==> flow/design.v <==
module OQ1_Stopwatch(AN, Seg, Dot, CLK, Start, RESET);  
	output [3:0] AN;
	output [6:0] Seg;
	output Dot;
	input CLK, Start, RESET;
	parameter R = 2'b00;
    parameter W = 2'b01;
    parameter C = 2'b10;	
	reg  [11:0] divider_ds;
	reg  [5:0]  divider_ms;
	reg  [6:0]  Seg_Temp;
	reg  [3:0]  D3,D2,D1,D0,D_Temp,AN_Temp;
	reg  [1:0]  state,n_state;
	reg         dp;
	wire        RTC_ds,RTC_ms;
	always @(posedge CLK or posedge RESET) begin
	  if(RESET) divider_ms <= 0;
	  else if(divider_ms==32) divider_ms <= 0;
      else divider_ms <= divider_ms + 1;
    end
    assign RTC_ms = ((divider_ms == 32)?1'b1:1'b0);
	always @(posedge CLK or posedge RESET) begin
      if(RESET) divider_ds <= 0;
      else if(divider_ds==3276) divider_ds <= 0;
      else if(state==C) divider_ds <= divider_ds + 1;
    end
    assign RTC_ds = ((divider_ds == 3276)?1'b1:1'b0);
	always@(posedge CLK or posedge RESET) begin
      if(RESET) begin
        state <= R;
        D3 <= 0;
        D2 <= 0;
        D1 <= 0;
        D0 <= 0;
      end else begin
        state <= n_state;
        if(RTC_ds) begin
          if(D0 == 9) begin
            D0 <= 0;
            if(D1 == 9) begin
              D1 <= 0;
              if(D2 == 9) begin
                D2 <= 0;
                if(D3 == 9) begin
                  D3 <= 0;                  
                end else begin
                  D3 <= D3 + 1;
                end                    
              end else begin
                D2 <= D2 + 1;
              end      
            end else begin
              D1 <= D1 + 1;
            end
          end else begin
            D0 <= D0 + 1;
          end
        end      
      end
    end
    always@(*) begin
      case (state)
        R : if(RESET) n_state = R;
            else if(Start && !RESET) n_state = C;
            else n_state = W;
        W : if(RESET) n_state = R;
            else if(Start && !RESET) n_state = C;
            else n_state = W;
        C : if(RESET) n_state = R;
            else n_state = C;        
        default : n_state = R;
      endcase
    end
    always@(posedge CLK or posedge RESET) begin
      if(RESET) begin
        D_Temp  <= 4'b0000;
        AN_Temp <= 4'b1110;
        dp      <= 1'b0;
      end else if(RTC_ms) begin
      case(AN_Temp)
        4'b0111 : begin
                    D_Temp <= D0;
                    AN_Temp <= 4'b1110;
                    dp <= 1;
                  end
        4'b1110 : begin
                    D_Temp <= D1;
                    AN_Temp <= 4'b1101;
                    dp <= 0;
                  end
        4'b1101 : begin
                    D_Temp <= D2;
                    AN_Temp <= 4'b1011;
                    dp <= 1;
                  end
        4'b1011 : begin
                    D_Temp <= D3;
                    AN_Temp <= 4'b0111;
                    dp <= 1;
                  end
      endcase
      end
    end    
    always @(*) begin
        case(D_Temp)
          0 : Seg_Temp=7'b1000000; 
          1 : Seg_Temp=7'b1111001; 
          2 : Seg_Temp=7'b0100100; 
          3 : Seg_Temp=7'b0110000; 
          4 : Seg_Temp=7'b0011001; 
          5 : Seg_Temp=7'b0010010; 
          6 : Seg_Temp=7'b0000010; 
          7 : Seg_Temp=7'b1111000; 
          8 : Seg_Temp=7'b0000000; 
          9 : Seg_Temp=7'b0011000; 
          default : Seg_Temp=7'b0111111; 
      endcase
    end
    assign Seg = Seg_Temp;
    assign AN = AN_Temp;
    assign Dot = dp;
endmodule
# Tool chain data of OQ1_Stopwatch
# Tool output for the design above before and after an edit, in the order of the flow.
# "before" refers to lines of the RTL above, "after" to lines of the edited file.
# "change": "after" minus "before" as printed here. "rel_change_pct": 100 x difference / "before".
# Library cell names are shortened.
# The mark -- stands for no value.
# design
top_module	OQ1_Stopwatch
clock_port	CLK
library	sky130hd
corner	tt_025C_1v80

# Edit of the RTL
# Unified diff, file above to edited file.
# A script made this edit. It changes what the design does and was not meant as an optimisation.
# begin of diff
@@ -1,7 +1,11 @@
-module OQ1_Stopwatch(AN, Seg, Dot, CLK, Start, RESET);  
+module OQ1_Stopwatch(AN, Seg_out, Dot, CLK, Start, RESET);  
 	output [3:0] AN;
-	output [6:0] Seg;
+	output [6:0] Seg_out;
 	output Dot;
 	input CLK, Start, RESET;
+	wire [6:0] Seg;
+	reg [6:0] Seg_q;
+	always @(posedge CLK) Seg_q <= Seg;
+	assign Seg_out = Seg_q;
 	parameter R = 2'b00;
     parameter W = 2'b01;
# end of diff

# Word level
# Source: Yosys, flattened and elaborated, memories not mapped. Widths are those after wreduce. Registers that Yosys merges into a memory's read port (data or address) are not register bits. Print and check cells do not count. Equal cells are merged and count once.
# Memory sizes are those after Yosys's memory passes, which may raise the word count (mostly to a power of two), join words into wider ones and drop unused or constant bits.
# classes
element	before	after	change	rel_change_pct
equal	12	12	0	0.00
add_sub_neg	6	6	0	0.00
n_mux	16	16	0	0.00
reduce_and_logical	13	13	0	0.00
# Operator kinds equal on both sides are left out: 27.
# bits
element	before	after	change	rel_change_pct
elab_cells	58	58	0	0.00
clocked_rd_ports_x_width	0	7	7	--
output_inout_bits	12	12	0	0.00
register_bits	45	45	0	0.00
mem_bits_ro	112	112	0	0.00
n_memories	1	1	0	0.00
input_bits	3	3	0	0.00
# memory_table
element	before	after
mem_shapes	16x7 r1 w0	16x7 r1 w0

# Longest topological paths
# Longest topological path by Yosys (ltp), each cell counted once; first at word level (registers and memories cut), then after technology mapping (sequential cells cut; the memories' decode and read muxes count).
# logic_depth
element	before	after	change	rel_change_pct
word_depth	5	5	0	0.00
abc_area	0	0	--	--
mapped_depth	8	7	-1	-12.50
ltp_nobuf	6	6	0	0.00

# Synthesis result
# Source: synth_stat.txt of the flow (Yosys; design flattened, memories mapped). It holds for the ABC_AREA given above (unset counts as 0); a run with the other value may have another netlist.
# synth_totals
element	before	after	change	rel_change_pct
buffers	11	10	-1	-9.09
ff_cells	44	51	7	15.91
mapped_cells	266	256	-10	-3.76
synth_area_um2	2595.0	2620.0	25.0	0.96
seqArea_um2	1104.8	1244.9	140.1	12.68
# types
cell_type	before	after	change	rel_change_pct
a21oi_1	7	15	8	114.29
o21ai_0	14	7	-7	-50.00
dfxtp_1	0	7	7	--
nand2_1	17	11	-6	-35.29
inv_1	15	20	5	33.33
mux2i_1	2	7	5	250.00
nor2_1	29	25	-4	-13.79
nand2b_1	8	4	-4	-50.00
nor2b_1	5	1	-4	-80.00
o22a_1	4	0	-4	-100.00
and4b_1	1	5	4	400.00
a222oi_1	0	4	4	--
mux2_2	8	5	-3	-37.50
clkbuf_1	4	7	3	75.00
a21o_1	3	0	-3	-100.00
or3_1	1	4	3	300.00
nand3_1	15	13	-2	-13.33
buf_6	3	1	-2	-66.67
# Cell types equal on both sides are left out: 8.
# The list need not be complete.

# Path before layout
# Path of least setup slack by OpenSTA after synthesis, without wires, with an ideal clock, recovery checks aside; 20% of the period is set as input and as output delay. Where synthesis merged equal registers, the netlist keeps one of their names.
# synth_path
element	before	after	change	rel_change_pct
path_type	register to output	register to output	--	--
start	register D_Temp[1]	register AN_Temp[3]	--	--
end	output port Seg[4]	output port AN[3]	--	--
arrival_ps	1104	578	-526	-47.64
slack_ps	6896	7422	526	--
t_required_ps	8000	8000	0	0.00
driving_pins	6	1	-5	-83.33
tclk_ps	10000	10000	0	0.00
t_first_pin_ps	0	0	0	--
path_delay_ps	1104	578	-526	-47.64
n_path_buf	0	0	0	--
output_delay_ps	2000	2000	0	0.00
period_less_setup_slack_ps	3104	2578	-526	-16.95
# "path_delay_ps" is the arrival time less input delay plus setup time.
# At an output port there is no setup time.
# "driving_pins" counts driving pins, that of a launching flip-flop among them; a cell with two outputs on the path counts twice.
# "period_less_setup_slack_ps" = period - worst setup slack (recovery checks aside). The figure is calculated, with input and output delays left at 20% of the set period.
# The rows between start and end are the longest chain of elaborated cells between them; the timing report does not say that the signal goes this way. Where chains are equally long, one stands for them.
# Each line given opens the expression or statement behind the cell; cells for indexed reads and writes are added by Yosys, which also makes memories of some case tables.
# A memory read counts as a cell of the chain, while the word-level depth stops at memories.
# A register here has more assigning lines than the two given.
# synth_between_before
path_cell_list	dfrtp_1 > inv_1 > ha_1 > nand2_1 > o21ai_0 > o21ai_0
elab_chain_cells	1
cells_between	1
cone_lines	1
cone_classes	memory: 1
# synth_rtl_before
element	line_no	rtl
start: declaration	12	reg [3:0] D3,D2,D1,D0,D_Temp,AN_Temp;
start: assignment	76	D_Temp  <= 4'b0000;
start: assignment	82	D_Temp <= D0;
memory read (16 x 7 bit)	105	case(D_Temp)
end: declaration	3	output [6:0] Seg;
# synth_between_after
path_cell_list	dfstp_2
elab_chain_cells	0
cells_between	0
cone_lines	0
# synth_rtl_after
element	line_no	rtl
start: declaration	16	reg [3:0] D3,D2,D1,D0,D_Temp,AN_Temp;
start: assignment	81	AN_Temp <= 4'b1110;
start: assignment	87	AN_Temp <= 4'b1110;
end: declaration	2	output [3:0] AN;

# Timing after layout
# Path of least setup slack in the final report of the runs of pair 1 (OpenROAD, finished layout, wires in). Where an end is a register, its clock arrival counts in the times.
# The report prints the path's times to 10 ps; the period is as set.
# layout_path
element	before	after	change	rel_change_pct
path_type	register to output	register to output	--	--
start	register D_Temp[1]	register AN_Temp[2]	--	--
end	output port Seg[3]	output port AN[2]	--	--
driving_pins	7	2	-5	-71.43
slack_ps	1230	1610	380	--
arrival_ps	1930	1550	-380	-19.69
t_first_pin_ps	290	300	10	3.45
t_required_ps	3150	3150	0	0.00
output_delay_ps	790	790	0	0.00
n_path_buf	1	1	0	0.00
tclk_ps	3940	3940	0	0.00
# The rows between start and end are the longest chain of elaborated cells between them; the timing report does not say that the signal goes this way. Where chains are equally long, one stands for them.
# A memory read counts as a cell of the chain, while the word-level depth stops at memories.
# A register here has more assigning lines than the two given.
# layout_between_before
path_cell_list	dfrtp_1 > inv_1 > ha_1 > nand2_1 > o21a_1 > o22a_1 > clkdlybuf4s50_1
elab_chain_cells	1
cells_between	1
cone_lines	1
cone_classes	memory: 1
# layout_rtl_before
element	line_no	rtl
start: declaration	12	reg [3:0] D3,D2,D1,D0,D_Temp,AN_Temp;
start: assignment	76	D_Temp  <= 4'b0000;
start: assignment	82	D_Temp <= D0;
memory read (16 x 7 bit)	105	case(D_Temp)
end: declaration	3	output [6:0] Seg;
# layout_between_after
path_cell_list	dfstp_2 > clkdlybuf4s50_1
elab_chain_cells	0
cells_between	0
cone_lines	0
# layout_rtl_after
element	line_no	rtl
start: declaration	16	reg [3:0] D3,D2,D1,D0,D_Temp,AN_Temp;
start: assignment	81	AN_Temp <= 4'b1110;
start: assignment	87	AN_Temp <= 4'b1110;
end: declaration	2	output [3:0] AN;

# Flow runs
# Both versions went through the flow (Yosys, OpenROAD) with the same settings in each pair. Constraints: input delay and output delay 20% of the set period each, output load 0.01 pF.
# flow_settings_pair_1
period_ns	3.94
CAP_MARGIN	20
CORE_MARGIN	2
CORE_UTILIZATION	40
SLEW_MARGIN	20
# results_pair_1
element	before	after	change	rel_change_pct
power_uw	894.4	1018	123.6	13.82
timing.setup.ws_ps	1226	1605	379	--
hold_ws_ps	480	481	1	--
total_die_area_um2	7147.9	7213.1	65.2	0.91
finalUtil_pct	45.4	45.9	0.5	--
yosys_chip_area_um2	2595.0	2620.0	25.0	0.96
# flow_settings_pair_2
ABC_AREA	1
CAP_MARGIN	15
CELL_PAD_IN_SITES_DETAIL_PLACEMENT	0
CORE_ASPECT_RATIO	1.57
CORE_UTILIZATION	67
CTS_CLUSTER_DIAMETER	378
GPL_TIMING_DRIVEN	0
SETUP_SLACK_MARGIN	0.14
TNS_END_PERCENT	70
period_ns	2.54
CORE_MARGIN	2
SLEW_MARGIN	20
# results_pair_2
element	before	after	change	rel_change_pct
power_uw	1435	1532	97	6.76
timing.setup.ws_ps	171	595	424	--
hold_ws_ps	494	492	-2	--
total_die_area_um2	4644.4	4626.5	-17.9	-0.39
finalUtil_pct	77.1	76.5	-0.6	--
yosys_chip_area_um2	2748.9	2737.6	-11.3	-0.41
# By "power_uw" is meant OpenSTA's value without simulated activity: inputs other than the clock are taken to toggle once in ten clock periods, and the tool carries that through the logic.
